==> flow/design.v <==
module instruction_decoder (
    input  logic [31:0] instr,
    output logic is_set_height,
    output logic is_set_weight,
    output logic is_calc_bmi,
    output logic is_calc_bmr,
    output logic [31:25] funct7,  
    output logic [31:20] imm,  
    output logic [24:20] rs2,    
    output logic [19:15] rs1,   
    output logic [11:7] rd  
);
    logic [6:0] opcode;
    assign opcode = instr[6:0];
    logic [14:12] w_h;
    assign w_h = instr[14:12];
    assign is_set_height = (opcode == 7'b0001011) & (w_h == 3'b000);
    assign is_set_weight = (opcode == 7'b0001011) & (w_h == 3'b001);
    assign is_calc_bmi   = (opcode == 7'b0001101);
    assign is_calc_bmr   = (opcode == 7'b0001110);
    assign imm = instr[31:20];
    assign rd = instr[11:7];
    assign rs2 = instr[24:20];
    assign rs1 = instr[19:15];
    assign funct7 = (is_calc_bmr)?instr[31:25]:7'b0;
endmodule
module memory (
    input  logic        clk,
    input  logic        reset,
    input  logic        we_height,
    input  logic        we_weight,
    input  logic [4:0]  user_index,
    input  logic [31:0] data_in,
    output logic [31:0] height_out,
    output logic [31:0] weight_out
);
    reg [31:0] mem_height [0:31];
    reg [31:0] mem_weight [0:31];
    always @(posedge clk or posedge reset) begin
         if (reset) begin
           for (int i = 0; i < 32; i++) begin
                mem_height[i] <= 32'd0;     
                mem_weight[i] <= 32'd0;      
            end
        end else begin
            if (we_height) mem_height[user_index] <= data_in;
            if (we_weight) mem_weight[user_index] <= data_in;
        end
    end
    assign height_out = mem_height[user_index];
    assign weight_out = mem_weight[user_index];
endmodule
module alu (
    input logic is_calc_bmi,
    input logic is_calc_bmr,
    input logic [31:0] height,   
    input logic [31:0] weight,   
    input logic [6:0] funct7,    
    output logic [31:0] result
);
    logic [31:0] bmi;
    logic [31:0] bmr;
    logic [31:0] height_mm;
    logic [31:0] height_m2;
    logic [31:0] weight_x10000;  
    logic [5:0] age;
    logic gender;  
    assign gender = funct7[6];
    assign age = funct7[5:0];
    always@(*)begin
        height_mm = height * 10;  
        height_m2 = (height_mm * height_mm) / 10000;  
        weight_x10000 = weight * 10000;
        bmi = 0;
        bmr = 0;
        if (is_calc_bmi) begin
            if (height_m2 != 0)
                bmi = weight_x10000 / height_m2;   
            else
                bmi = 0;
            result = bmi;
        end
        else if (is_calc_bmr) begin
            bmr = (10 * weight) + (625 * height / 100) - (5 * age);
            if (gender)
                bmr = bmr + 5;
            else
                bmr = bmr - 161;
            result = bmr;
        end
        else begin
            result = 0;   
        end
    end
endmodule
module top (
    input  logic        clk,
    input  logic        reset,
    input  logic [31:0] instr,
    output logic [31:0] result
);
    logic is_set_height;
    logic is_set_weight;
    logic is_calc_bmi;
    logic is_calc_bmr;
    logic [31:25] gender_age;
    logic [31:20] imm;  
    logic [24:20] rs2;    
    logic [19:15] rs1;   
    logic [11:7] rd;  
    logic [31:0] height_out;
    logic [31:0] weight_out;
    logic [31:0] alu_result;
    logic [4:0]  user_index;
    instruction_decoder u_decoder(.instr(instr),
        .is_set_height(is_set_height),
        .is_set_weight(is_set_weight),
        .is_calc_bmi(is_calc_bmi),
        .is_calc_bmr(is_calc_bmr),
        .funct7(gender_age),  
        .imm(imm),  
        .rs2(rs2),    
        .rs1(rs1),   
        .rd(rd)  
        );
    logic [31:0] imm_extended;
    assign imm_extended = {{20{imm[31]}}, imm};  
    assign user_index = (is_set_height | is_set_weight) ? rd : rs1;
    memory user_memory(.clk(clk),
        .reset(reset),
        .we_height(is_set_height),
        .we_weight(is_set_weight),
        .user_index(user_index),
        .data_in(imm_extended),
        .height_out(height_out),
        .weight_out(weight_out));
    alu health_alu (
        .is_calc_bmi(is_calc_bmi),
        .is_calc_bmr(is_calc_bmr),
        .height(height_out),
        .weight(weight_out),
        .funct7(gender_age),
        .result(alu_result)
    );
    always @(posedge clk or posedge reset) begin
        if (reset)
            result <= 32'd0;
        else
            result <= alu_result;
    end
endmodule
==> reports on top <==
Tool chain data of top
Tool output for the design above before and after an edit, in the order of the flow.
"orig" refers to lines of the RTL above, "edited" to lines of the edited file.
"change" is "edited" less "orig", of the values as shown.
Operators carry their Yosys type and port widths (W data, S select, Z words).
{"block": "design", "design": "top", "clk_port": "clk", "lib": "sky130hd", "pvt_corner": "tt_025C_1v80"}

Edit of the RTL
The edit as a unified diff against the file above.
A script made this edit; it was not meant as an optimisation.
begin of diff
@@ -23,5 +23,5 @@
     assign rs2 = instr[24:20];
     assign rs1 = instr[19:15];
-    assign funct7 = (is_calc_bmr)?instr[31:25]:7'b0;
+    assign funct7 = instr[31:25];
 endmodule
 module memory (
end of diff

Elaborated design
Counts by Yosys on the flattened word-level netlist (proc, flatten, opt, wreduce). Print and check cells are left out. Cells with the same type and inputs are merged into one.
{"block": "op_classes", "element": "div_mod_pow", "orig": 3, "edited": 3, "change": 0}
{"block": "op_classes", "element": "mux", "orig": 8, "edited": 7, "change": -1}
{"block": "op_classes", "element": "add_sub_neg", "orig": 4, "edited": 4, "change": 0}
{"block": "op_classes", "element": "reduce_logical", "orig": 67, "edited": 67, "change": 0}
{"block": "op_classes", "element": "n_logic", "orig": 3, "edited": 3, "change": 0}
{"block": "op_classes", "element": "equal", "orig": 35, "edited": 35, "change": 0}
{"block": "op_classes", "element": "mul", "orig": 6, "edited": 6, "change": 0}
{"block": "op_table", "operator": "$mux W7", "orig": 1, "edited": 0, "change": -1}
{"block": "op_table", "operator": "$reduce_and A2 Y1", "orig": 64, "edited": 64, "change": 0}
{"block": "op_table", "operator": "$eq A5 B5 Y1 const B", "orig": 16, "edited": 16, "change": 0}
{"block": "op_table", "operator": "$eq A5 B4 Y1 const B", "orig": 8, "edited": 8, "change": 0}
{"block": "op_table", "operator": "$eq A5 B3 Y1 const B", "orig": 4, "edited": 4, "change": 0}
{"block": "op_table", "operator": "$mux W32", "orig": 4, "edited": 4, "change": 0}
{"block": "op_table", "operator": "$eq A7 B4 Y1 const B", "orig": 3, "edited": 3, "change": 0}
{"block": "op_table", "operator": "$and A1 B1 Y1", "orig": 2, "edited": 2, "change": 0}
{"block": "op_table", "operator": "$eq A5 B2 Y1 const B", "orig": 2, "edited": 2, "change": 0}
{"block": "op_table", "operator": "$pmux W32 S32", "orig": 2, "edited": 2, "change": 0}
{"block": "op_table", "operator": "$add A32 B3 Y32 const B", "orig": 1, "edited": 1, "change": 0}
{"block": "op_table", "operator": "$add A32 B32 Y32", "orig": 1, "edited": 1, "change": 0}
{"block": "op_table", "operator": "$div A32 B14 Y32 const B", "orig": 1, "edited": 1, "change": 0}
{"block": "op_table", "operator": "$div A32 B32 Y32", "orig": 1, "edited": 1, "change": 0}
{"block": "op_table", "operator": "$div A32 B7 Y32 const B", "orig": 1, "edited": 1, "change": 0}
{"block": "op_table", "operator": "$eq A3 B1 Y1 const B", "orig": 1, "edited": 1, "change": 0}
{"block": "op_table", "operator": "$eq A5 B1 Y1 const B", "orig": 1, "edited": 1, "change": 0}
{"block": "op_table", "operator": "$logic_not A3 Y1", "orig": 1, "edited": 1, "change": 0}
{"block": "op_table", "operator": "$logic_not A5 Y1", "orig": 1, "edited": 1, "change": 0}
{"block": "op_table", "operator": "$mul A10 B32 Y32 const A", "orig": 1, "edited": 1, "change": 0}
{"block": "op_table", "operator": "$mul A3 B32 Y31 const A", "orig": 1, "edited": 1, "change": 0}
{"block": "op_table", "operator": "$mul A3 B6 Y9 const A", "orig": 1, "edited": 1, "change": 0}
{"block": "op_table", "operator": "$mul A31 B31 Y30", "orig": 1, "edited": 1, "change": 0}
{"block": "op_table", "operator": "$mul A32 B10 Y28 const B", "orig": 1, "edited": 1, "change": 0}
{"block": "op_table", "operator": "$mul A32 B3 Y31 const B", "orig": 1, "edited": 1, "change": 0}
{"block": "op_table", "operator": "$mux W5", "orig": 1, "edited": 1, "change": 0}
{"block": "op_table", "operator": "$or A1 B1 Y1", "orig": 1, "edited": 1, "change": 0}
{"block": "op_table", "operator": "$reduce_bool A32 Y1", "orig": 1, "edited": 1, "change": 0}
Not every row of either side is listed.
{"block": "bits", "element": "out_inout_bits", "orig": 32, "edited": 32, "change": 0}
{"block": "bits", "element": "ff_bits", "orig": 800, "edited": 800, "change": 0}

Depth
Yosys ltp: most cells in a row. Word level: on the elaborated netlist, between registers, memories and ports. Mapped: between sequential cells and ports; inverters and the memories' decode and read muxes count.
{"block": "depth", "element": "word_depth", "orig": 14, "edited": 14, "change": 0}
{"block": "depth", "element": "abc_area", "orig": "0", "edited": "0"}
{"block": "depth", "element": "ltp_mapped", "orig": 1085, "edited": 1032, "change": -53}

After synthesis
Source: synth_stat.txt of the flow (Yosys; design flattened, memories mapped). It holds for the ABC_AREA given above (unset counts as 0); a run with the other value may have another netlist.
{"block": "by_type", "type": "sky130_fd_sc_hd__nor2_1", "orig": 1052, "edited": 965, "change": -87}
{"block": "by_type", "type": "sky130_fd_sc_hd__mux2_2", "orig": 881, "edited": 802, "change": -79}
{"block": "by_type", "type": "sky130_fd_sc_hd__nor3_1", "orig": 278, "edited": 209, "change": -69}
{"block": "by_type", "type": "sky130_fd_sc_hd__xnor2_1", "orig": 662, "edited": 718, "change": 56}
{"block": "by_type", "type": "sky130_fd_sc_hd__o21ai_0", "orig": 408, "edited": 444, "change": 36}
{"block": "by_type", "type": "sky130_fd_sc_hd__o211ai_1", "orig": 73, "edited": 39, "change": -34}
{"block": "by_type", "type": "sky130_fd_sc_hd__nand2b_1", "orig": 163, "edited": 134, "change": -29}
{"block": "by_type", "type": "sky130_fd_sc_hd__clkbuf_1", "orig": 367, "edited": 342, "change": -25}
{"block": "by_type", "type": "sky130_fd_sc_hd__inv_1", "orig": 1033, "edited": 1009, "change": -24}
{"block": "by_type", "type": "sky130_fd_sc_hd__or3_1", "orig": 94, "edited": 73, "change": -21}
{"block": "by_type", "type": "sky130_fd_sc_hd__or2_2", "orig": 63, "edited": 45, "change": -18}
{"block": "by_type", "type": "sky130_fd_sc_hd__a31oi_1", "orig": 98, "edited": 81, "change": -17}
{"block": "by_type", "type": "sky130_fd_sc_hd__o32a_1", "orig": 2, "edited": 19, "change": 17}
{"block": "by_type", "type": "sky130_fd_sc_hd__nand3_1", "orig": 278, "edited": 262, "change": -16}
{"block": "by_type", "type": "sky130_fd_sc_hd__a211o_1", "orig": 39, "edited": 23, "change": -16}
{"block": "by_type", "type": "sky130_fd_sc_hd__a2111oi_0", "orig": 32, "edited": 17, "change": -15}
{"block": "by_type", "type": "sky130_fd_sc_hd__a222oi_1", "orig": 19, "edited": 4, "change": -15}
{"block": "by_type", "type": "sky130_fd_sc_hd__a21o_1", "orig": 310, "edited": 324, "change": 14}
Not every row of either side is listed.
{"block": "mapped", "element": "seq_area_um2", "orig": 20019.2, "edited": 20019.2, "change": 0.0}
{"block": "mapped", "element": "synth_area_um2", "orig": 110885.1, "edited": 109231.0, "change": -1654.1}
{"block": "mapped", "element": "flip_flops", "orig": 800, "edited": 800, "change": 0}
{"block": "mapped", "element": "cell_count", "orig": 13052, "edited": 12707, "change": -345}
{"block": "mapped", "element": "n_buf", "orig": 541, "edited": 529, "change": -12}
By module: a second synthesis without flattening, with its own total; a netlist apart from the flattened one above.
{"block": "hier_totals", "element": "hier_cells", "orig": 16584, "edited": 16946, "change": 362}
{"block": "hier_totals", "element": "area_unflattened_um2", "orig": 165746.5, "edited": 166531.0, "change": 784.5}
Rows give one instance, submodules left out.
{"block": "modules_orig", "mod": "memory", "n_cells": 6917, "mod_area_um2": 91591.6, "instances": 1}
{"block": "modules_orig", "mod": "alu", "n_cells": 9574, "mod_area_um2": 72838.6, "instances": 1}
{"block": "modules_orig", "mod": "top", "n_cells": 39, "mod_area_um2": 872.1, "instances": 1}
{"block": "modules_orig", "mod": "instruction_decoder", "n_cells": 54, "mod_area_um2": 444.2, "instances": 1}
{"block": "modules_edited", "mod": "memory", "n_cells": 6917, "mod_area_um2": 91591.6, "instances": 1}
{"block": "modules_edited", "mod": "alu", "n_cells": 9946, "mod_area_um2": 73732.0, "instances": 1}
{"block": "modules_edited", "mod": "top", "n_cells": 39, "mod_area_um2": 872.1, "instances": 1}
{"block": "modules_edited", "mod": "instruction_decoder", "n_cells": 44, "mod_area_um2": 335.3, "instances": 1}

Path before layout
Source: OpenSTA report_checks on the synthesized netlist (no wires, ideal clock, input and output delay 20% of the period each), path of least setup slack; recovery checks are left aside. Register names are those of the netlist, which keeps one name where synthesis merged equal registers.
{"block": "synth_timing", "element": "path_kind", "orig": "input to register", "edited": "input to register"}
{"block": "synth_timing", "element": "startpoint", "orig": "in instr[5]", "edited": "in instr[5]"}
{"block": "synth_timing", "element": "endpoint", "orig": "reg result[0]", "edited": "reg result[0]"}
{"block": "synth_timing", "element": "in_delay_ns", "orig": 50.000, "edited": 50.000, "change": 0.000}
{"block": "synth_timing", "element": "t_arrival_ns", "orig": 233.604, "edited": 223.843, "change": -9.761}
{"block": "synth_timing", "element": "setup_ns", "orig": 0.144, "edited": 0.137, "change": -0.007}
{"block": "synth_timing", "element": "setup_slack_ns", "orig": 16.252, "edited": 26.020, "change": 9.768}
{"block": "synth_timing", "element": "path_buffers", "orig": 103, "edited": 97, "change": -6}
{"block": "synth_timing", "element": "tclk_ns", "orig": 250.0, "edited": 250.0, "change": 0.0}
{"block": "synth_timing", "element": "delay_ns", "orig": 183.748, "edited": 173.980, "change": -9.768}
{"block": "synth_timing", "element": "stages", "orig": 1032, "edited": 966, "change": -66}
{"block": "synth_timing", "element": "t_required_ns", "orig": 249.856, "edited": 249.863, "change": 0.007}
{"block": "synth_timing", "element": "period_less_setup_slack_ns", "orig": 233.748, "edited": 223.98, "change": -9.768}
"delay_ns" = arrival - input delay + setup time.
"stages": output pins that drive a net of the path, with the launching flip-flop's if there is one; two outputs of one cell count as two.
"period_less_setup_slack_ns" = period - worst setup slack (recovery checks aside). The figure is calculated, with input and output delays left at 20% of the set period.
The rows between start and end are the longest chain of elaborated cells between them; the timing report does not say that the signal goes this way. Where chains are equally long, one stands for them.
A line is the first line of the expression or statement that the cell stems from. Yosys adds cells for indexed reads and writes and turns some case tables into memories.
{"block": "synth_via_orig", "cell_sequence": "sky130_fd_sc_hd__or4b_1 -> sky130_fd_sc_hd__nor3_2 -> sky130_fd_sc_hd__clkbuf_1 -> sky130_fd_sc_hd__buf_2 -> sky130_fd_sc_hd__clkbuf_1 -> sky130_fd_sc_hd__o21ai_0 -> sky130_fd_sc_hd__nand2_1 -> sky130_fd_sc_hd__clkbuf_1 -> sky130_fd_sc_hd__buf_1 -> sky130_fd_sc_hd__buf_1 -> sky130_fd_sc_hd__buf_1 -> sky130_fd_sc_hd__nor2_1 -> sky130_fd_sc_hd__a21oi_1 -> sky130_fd_sc_hd__ha_1 -> sky130_fd_sc_hd__ha_1 -> sky130_fd_sc_hd__a21oi_1 -> sky130_fd_sc_hd__o21bai_1 -> sky130_fd_sc_hd__a21oi_1 -> [996 not listed] -> sky130_fd_sc_hd__buf_8 -> sky130_fd_sc_hd__nor2_2 -> sky130_fd_sc_hd__a21oi_1 -> sky130_fd_sc_hd__ha_1 -> sky130_fd_sc_hd__a21oi_1 -> sky130_fd_sc_hd__nor2b_1 -> sky130_fd_sc_hd__o21ai_0 -> sky130_fd_sc_hd__nand2b_1 -> sky130_fd_sc_hd__a21oi_1 -> sky130_fd_sc_hd__nor2b_1 -> sky130_fd_sc_hd__o21ai_0 -> sky130_fd_sc_hd__nand2b_1 -> sky130_fd_sc_hd__a21oi_1 -> sky130_fd_sc_hd__o21ai_0 -> sky130_fd_sc_hd__o2111ai_1 -> sky130_fd_sc_hd__o21ai_0 -> sky130_fd_sc_hd__o32ai_1 -> sky130_fd_sc_hd__a22oi_1", "elab_chain_cells": 14}
{"block": "synth_rtl_orig", "element": "start: declaration", "line": 99, "text": "input  logic [31:0] instr,"}
{"block": "synth_rtl_orig", "element": "$eq A7 B4 Y1", "line": 17, "text": "assign is_set_height = (opcode == 7'b0001011) & (w_h == 3'b000);"}
{"block": "synth_rtl_orig", "element": "$and A1 B1 Y1", "line": 17}
{"block": "synth_rtl_orig", "element": "$or A1 B1 Y1", "line": 128, "text": "assign user_index = (is_set_height | is_set_weight) ? rd : rs1;"}
{"block": "synth_rtl_orig", "element": "$mux W5", "line": 128}
{"block": "synth_rtl_orig", "element": "$eq A5 B5 Y1", "line": 50, "text": "assign height_out = mem_height[user_index];"}
{"block": "synth_rtl_orig", "element": "$pmux W32 S32", "line": 50}
{"block": "synth_rtl_orig", "element": "$mul A10 B32 Y32", "line": 84, "text": "bmr = (10 * weight) + (625 * height / 100) - (5 * age);"}
{"block": "synth_rtl_orig", "element": "$div A32 B7 Y32", "line": 84}
{"block": "synth_rtl_orig", "element": "$add A32 B32 Y32", "line": 84}
{"block": "synth_rtl_orig", "element": "$sub A32 B32 Y32", "line": 84}
{"block": "synth_rtl_orig", "element": "$sub A32 B8 Y32", "line": 88, "text": "bmr = bmr - 161;"}
{"block": "synth_rtl_orig", "element": "$mux W32", "line": 85, "text": "if (gender)"}
{"block": "synth_rtl_orig", "element": "$mux W32", "line": 83, "text": "else if (is_calc_bmr) begin"}
{"block": "synth_rtl_orig", "element": "$mux W32", "line": 76, "text": "if (is_calc_bmi) begin"}
{"block": "synth_rtl_orig", "element": "end: assignment", "line": 147, "text": "result <= 32'd0;"}
{"block": "synth_rtl_orig", "element": "end: assignment", "line": 149, "text": "result <= alu_result;"}
{"block": "synth_rtl_orig", "element": "end: declaration", "line": 100, "text": "output logic [31:0] result"}
{"block": "synth_via_edited", "cell_sequence": "sky130_fd_sc_hd__nor4b_4 -> sky130_fd_sc_hd__nand3_2 -> sky130_fd_sc_hd__buf_6 -> sky130_fd_sc_hd__or4_1 -> sky130_fd_sc_hd__a21oi_1 -> sky130_fd_sc_hd__a211o_1 -> sky130_fd_sc_hd__buf_2 -> sky130_fd_sc_hd__clkbuf_1 -> sky130_fd_sc_hd__clkbuf_1 -> sky130_fd_sc_hd__buf_1 -> sky130_fd_sc_hd__clkbuf_1 -> sky130_fd_sc_hd__nor2_1 -> sky130_fd_sc_hd__a21oi_1 -> sky130_fd_sc_hd__ha_1 -> sky130_fd_sc_hd__ha_1 -> sky130_fd_sc_hd__inv_1 -> sky130_fd_sc_hd__o21bai_1 -> sky130_fd_sc_hd__a21oi_1 -> [930 not listed] -> sky130_fd_sc_hd__nand3_4 -> sky130_fd_sc_hd__buf_8 -> sky130_fd_sc_hd__buf_8 -> sky130_fd_sc_hd__a21oi_2 -> sky130_fd_sc_hd__ha_1 -> sky130_fd_sc_hd__a21oi_1 -> sky130_fd_sc_hd__nor2b_1 -> sky130_fd_sc_hd__o21ai_0 -> sky130_fd_sc_hd__nand2b_1 -> sky130_fd_sc_hd__a21oi_1 -> sky130_fd_sc_hd__nor2b_1 -> sky130_fd_sc_hd__o21ai_0 -> sky130_fd_sc_hd__nand2b_1 -> sky130_fd_sc_hd__a21oi_1 -> sky130_fd_sc_hd__o22ai_1 -> sky130_fd_sc_hd__or3_1 -> sky130_fd_sc_hd__a21oi_1 -> sky130_fd_sc_hd__a32oi_1", "elab_chain_cells": 14}
{"block": "synth_rtl_edited", "element": "start: declaration", "line": 99, "text": "input  logic [31:0] instr,"}
{"block": "synth_rtl_edited", "element": "$eq A7 B4 Y1", "line": 17, "text": "assign is_set_height = (opcode == 7'b0001011) & (w_h == 3'b000);"}
{"block": "synth_rtl_edited", "element": "$and A1 B1 Y1", "line": 17}
{"block": "synth_rtl_edited", "element": "$or A1 B1 Y1", "line": 128, "text": "assign user_index = (is_set_height | is_set_weight) ? rd : rs1;"}
{"block": "synth_rtl_edited", "element": "$mux W5", "line": 128}
{"block": "synth_rtl_edited", "element": "$eq A5 B5 Y1", "line": 50, "text": "assign height_out = mem_height[user_index];"}
{"block": "synth_rtl_edited", "element": "$pmux W32 S32", "line": 50}
{"block": "synth_rtl_edited", "element": "$mul A10 B32 Y32", "line": 84, "text": "bmr = (10 * weight) + (625 * height / 100) - (5 * age);"}
{"block": "synth_rtl_edited", "element": "$div A32 B7 Y32", "line": 84}
{"block": "synth_rtl_edited", "element": "$add A32 B32 Y32", "line": 84}
{"block": "synth_rtl_edited", "element": "$sub A32 B32 Y32", "line": 84}
{"block": "synth_rtl_edited", "element": "$sub A32 B8 Y32", "line": 88, "text": "bmr = bmr - 161;"}
{"block": "synth_rtl_edited", "element": "$mux W32", "line": 85, "text": "if (gender)"}
{"block": "synth_rtl_edited", "element": "$mux W32", "line": 83, "text": "else if (is_calc_bmr) begin"}
{"block": "synth_rtl_edited", "element": "$mux W32", "line": 76, "text": "if (is_calc_bmi) begin"}
{"block": "synth_rtl_edited", "element": "end: assignment", "line": 147, "text": "result <= 32'd0;"}
{"block": "synth_rtl_edited", "element": "end: assignment", "line": 149, "text": "result <= alu_result;"}
{"block": "synth_rtl_edited", "element": "end: declaration", "line": 100, "text": "output logic [31:0] result"}

Timing after layout
Path of least setup slack in the final report of each run of pair 1 (OpenROAD, finished layout, wires in). Where an end is a register, its clock arrival counts in the times.
{"block": "layout_timing", "element": "path_kind", "orig": "input to register", "edited": "input to register"}
{"block": "layout_timing", "element": "startpoint", "orig": "in instr[10]", "edited": "in instr[4]"}
{"block": "layout_timing", "element": "endpoint", "orig": "reg result[0]", "edited": "reg result[0]"}
{"block": "layout_timing", "element": "t_arrival_ns", "orig": 226.93, "edited": 226.32, "change": -0.61}
{"block": "layout_timing", "element": "setup_slack_ns", "orig": 13.66, "edited": 14.34, "change": 0.68}
{"block": "layout_timing", "element": "tclk_ns", "orig": 240.0, "edited": 240.0, "change": 0.0}
{"block": "layout_timing", "element": "stages", "orig": 951, "edited": 896, "change": -55}
{"block": "layout_timing", "element": "in_delay_ns", "orig": 48.00, "edited": 48.00, "change": 0.00}
{"block": "layout_timing", "element": "path_buffers", "orig": 25, "edited": 28, "change": 3}
{"block": "layout_timing", "element": "t_required_ns", "orig": 240.59, "edited": 240.66, "change": 0.07}
{"block": "layout_timing", "element": "setup_ns", "orig": 0.15, "edited": 0.13, "change": -0.02}
The rows between start and end are the longest chain of elaborated cells between them; the timing report does not say that the signal goes this way. Where chains are equally long, one stands for them.
{"block": "layout_via_orig", "cell_sequence": "sky130_fd_sc_hd__clkdlybuf4s50_1 -> sky130_fd_sc_hd__buf_4 -> sky130_fd_sc_hd__and3b_2 -> sky130_fd_sc_hd__nand2_1 -> sky130_fd_sc_hd__mux2i_4 -> sky130_fd_sc_hd__buf_4 -> sky130_fd_sc_hd__a222oi_1 -> sky130_fd_sc_hd__o2111ai_2 -> sky130_fd_sc_hd__o41ai_4 -> sky130_fd_sc_hd__buf_6 -> sky130_fd_sc_hd__inv_4 -> sky130_fd_sc_hd__ha_1 -> sky130_fd_sc_hd__ha_1 -> sky130_fd_sc_hd__a21o_1 -> sky130_fd_sc_hd__a21oi_1 -> sky130_fd_sc_hd__o21bai_1 -> sky130_fd_sc_hd__a21oi_1 -> sky130_fd_sc_hd__o21bai_1 -> [915 not listed] -> sky130_fd_sc_hd__o21bai_1 -> sky130_fd_sc_hd__a21oi_2 -> sky130_fd_sc_hd__nand4_4 -> sky130_fd_sc_hd__mux2_4 -> sky130_fd_sc_hd__ha_1 -> sky130_fd_sc_hd__nor2b_1 -> sky130_fd_sc_hd__o21ai_0 -> sky130_fd_sc_hd__nand2b_1 -> sky130_fd_sc_hd__a21oi_1 -> sky130_fd_sc_hd__nor2b_1 -> sky130_fd_sc_hd__o21ai_0 -> sky130_fd_sc_hd__nand2b_1 -> sky130_fd_sc_hd__a21oi_1 -> sky130_fd_sc_hd__o21ai_0 -> sky130_fd_sc_hd__o2111ai_1 -> sky130_fd_sc_hd__o21ai_0 -> sky130_fd_sc_hd__o32ai_1 -> sky130_fd_sc_hd__a22oi_1", "elab_chain_cells": 11}
{"block": "layout_rtl_orig", "element": "start: declaration", "line": 99, "text": "input  logic [31:0] instr,"}
{"block": "layout_rtl_orig", "element": "$mux W5", "line": 128, "text": "assign user_index = (is_set_height | is_set_weight) ? rd : rs1;"}
{"block": "layout_rtl_orig", "element": "$eq A5 B5 Y1", "line": 50, "text": "assign height_out = mem_height[user_index];"}
{"block": "layout_rtl_orig", "element": "$pmux W32 S32", "line": 50}
{"block": "layout_rtl_orig", "element": "$mul A10 B32 Y32", "line": 84, "text": "bmr = (10 * weight) + (625 * height / 100) - (5 * age);"}
{"block": "layout_rtl_orig", "element": "$div A32 B7 Y32", "line": 84}
{"block": "layout_rtl_orig", "element": "$add A32 B32 Y32", "line": 84}
{"block": "layout_rtl_orig", "element": "$sub A32 B32 Y32", "line": 84}
{"block": "layout_rtl_orig", "element": "$sub A32 B8 Y32", "line": 88, "text": "bmr = bmr - 161;"}
{"block": "layout_rtl_orig", "element": "$mux W32", "line": 85, "text": "if (gender)"}
{"block": "layout_rtl_orig", "element": "$mux W32", "line": 83, "text": "else if (is_calc_bmr) begin"}
{"block": "layout_rtl_orig", "element": "$mux W32", "line": 76, "text": "if (is_calc_bmi) begin"}
{"block": "layout_rtl_orig", "element": "end: assignment", "line": 147, "text": "result <= 32'd0;"}
{"block": "layout_rtl_orig", "element": "end: assignment", "line": 149, "text": "result <= alu_result;"}
{"block": "layout_rtl_orig", "element": "end: declaration", "line": 100, "text": "output logic [31:0] result"}
{"block": "layout_via_edited", "cell_sequence": "sky130_fd_sc_hd__clkdlybuf4s50_1 -> sky130_fd_sc_hd__nor4b_4 -> sky130_fd_sc_hd__nand3_4 -> sky130_fd_sc_hd__buf_4 -> sky130_fd_sc_hd__mux2i_4 -> sky130_fd_sc_hd__buf_4 -> sky130_fd_sc_hd__a2111oi_1 -> sky130_fd_sc_hd__nand4_1 -> sky130_fd_sc_hd__a2111oi_4 -> sky130_fd_sc_hd__inv_1 -> sky130_fd_sc_hd__buf_4 -> sky130_fd_sc_hd__ha_1 -> sky130_fd_sc_hd__ha_1 -> sky130_fd_sc_hd__a21o_1 -> sky130_fd_sc_hd__a21oi_1 -> sky130_fd_sc_hd__o21bai_1 -> sky130_fd_sc_hd__a21oi_1 -> sky130_fd_sc_hd__o21bai_1 -> [860 not listed] -> sky130_fd_sc_hd__nor2b_1 -> sky130_fd_sc_hd__or2_2 -> sky130_fd_sc_hd__a31oi_4 -> sky130_fd_sc_hd__nand3_4 -> sky130_fd_sc_hd__mux2_1 -> sky130_fd_sc_hd__ha_1 -> sky130_fd_sc_hd__nor2b_1 -> sky130_fd_sc_hd__o21ai_0 -> sky130_fd_sc_hd__nand2b_1 -> sky130_fd_sc_hd__a21oi_1 -> sky130_fd_sc_hd__nor2b_1 -> sky130_fd_sc_hd__o21ai_0 -> sky130_fd_sc_hd__nand2b_1 -> sky130_fd_sc_hd__a21oi_1 -> sky130_fd_sc_hd__o22ai_1 -> sky130_fd_sc_hd__or3_1 -> sky130_fd_sc_hd__a21oi_1 -> sky130_fd_sc_hd__a32oi_1", "elab_chain_cells": 14}
{"block": "layout_rtl_edited", "element": "start: declaration", "line": 99, "text": "input  logic [31:0] instr,"}
{"block": "layout_rtl_edited", "element": "$eq A7 B4 Y1", "line": 17, "text": "assign is_set_height = (opcode == 7'b0001011) & (w_h == 3'b000);"}
{"block": "layout_rtl_edited", "element": "$and A1 B1 Y1", "line": 17}
{"block": "layout_rtl_edited", "element": "$or A1 B1 Y1", "line": 128, "text": "assign user_index = (is_set_height | is_set_weight) ? rd : rs1;"}
{"block": "layout_rtl_edited", "element": "$mux W5", "line": 128}
{"block": "layout_rtl_edited", "element": "$eq A5 B5 Y1", "line": 50, "text": "assign height_out = mem_height[user_index];"}
{"block": "layout_rtl_edited", "element": "$pmux W32 S32", "line": 50}
{"block": "layout_rtl_edited", "element": "$mul A10 B32 Y32", "line": 84, "text": "bmr = (10 * weight) + (625 * height / 100) - (5 * age);"}
{"block": "layout_rtl_edited", "element": "$div A32 B7 Y32", "line": 84}
{"block": "layout_rtl_edited", "element": "$add A32 B32 Y32", "line": 84}
{"block": "layout_rtl_edited", "element": "$sub A32 B32 Y32", "line": 84}
{"block": "layout_rtl_edited", "element": "$sub A32 B8 Y32", "line": 88, "text": "bmr = bmr - 161;"}
{"block": "layout_rtl_edited", "element": "$mux W32", "line": 85, "text": "if (gender)"}
{"block": "layout_rtl_edited", "element": "$mux W32", "line": 83, "text": "else if (is_calc_bmr) begin"}
{"block": "layout_rtl_edited", "element": "$mux W32", "line": 76, "text": "if (is_calc_bmi) begin"}
{"block": "layout_rtl_edited", "element": "end: assignment", "line": 147, "text": "result <= 32'd0;"}
{"block": "layout_rtl_edited", "element": "end: assignment", "line": 149, "text": "result <= alu_result;"}
{"block": "layout_rtl_edited", "element": "end: declaration", "line": 100, "text": "output logic [31:0] result"}

Flow runs
Both versions went through the flow (Yosys, OpenROAD) with the same settings in each pair. Constraints: input delay and output delay 20% of the set period each, output load 0.01 pF.
{"block": "flow_settings_pair_1", "CORE_UTILIZATION": 40, "period_ns": 240.0, "CAP_MARGIN": 20, "CORE_MARGIN": 2, "SLEW_MARGIN": 20}
{"block": "results_pair_1", "element": "achieved_period_ns", "orig": 226.337, "edited": 225.660, "change": -0.677}
{"block": "results_pair_1", "element": "fin_tns_ns", "orig": 0.000, "edited": 0.000, "change": 0.000}
{"block": "results_pair_1", "element": "fin_hold_ws_ns", "orig": 0.504, "edited": 0.483, "change": -0.021}
{"block": "results_pair_1", "element": "fin_util_pct", "orig": 43.8, "edited": 43.5, "change": -0.3}
{"block": "results_pair_1", "element": "yosys_chip_area_um2", "orig": 110885.1, "edited": 109231.0, "change": -1654.1}
{"block": "results_pair_1", "element": "final_cell_area_um2", "orig": 120977.0, "edited": 117966.0, "change": -3011.0}
{"block": "results_pair_1", "element": "fin_ws_ns", "orig": 13.663, "edited": 14.340, "change": 0.677}
{"block": "results_pair_1", "element": "design_die_area_um2", "orig": 281441.0, "edited": 277276.0, "change": -4165.0}
{"block": "flow_settings_pair_2", "CAP_MARGIN": 30, "CORE_ASPECT_RATIO": 0.62, "CORE_UTILIZATION": 17, "CTS_CLUSTER_DIAMETER": 41, "GPL_TIMING_DRIVEN": 1, "MAX_ROUTING_LAYER": "met5", "PLACE_DENSITY_LB_ADDON": 0.25, "TNS_END_PERCENT": 40, "period_ns": 168.0, "CORE_MARGIN": 2, "SLEW_MARGIN": 20}
{"block": "results_pair_2", "element": "achieved_period_ns", "orig": 189.481, "edited": 183.464, "change": -6.017}
{"block": "results_pair_2", "element": "fin_tns_ns", "orig": -76.934, "edited": -41.561, "change": 35.373}
{"block": "results_pair_2", "element": "fin_hold_ws_ns", "orig": 0.499, "edited": 0.478, "change": -0.021}
{"block": "results_pair_2", "element": "fin_util_pct", "orig": 26.1, "edited": 25.5, "change": -0.6}
{"block": "results_pair_2", "element": "yosys_chip_area_um2", "orig": 110885.1, "edited": 109231.0, "change": -1654.1}
{"block": "results_pair_2", "element": "final_cell_area_um2", "orig": 169681.0, "edited": 162817.0, "change": -6864.0}
{"block": "results_pair_2", "element": "fin_ws_ns", "orig": -21.481, "edited": -15.464, "change": 6.017}
{"block": "results_pair_2", "element": "design_die_area_um2", "orig": 658930.0, "edited": 649145.0, "change": -9785.0}
"achieved_period_ns": clock period set for the run, less the worst setup slack. It is reckoned from that one timing run; input and output delays stay at 20% of the period that was set.
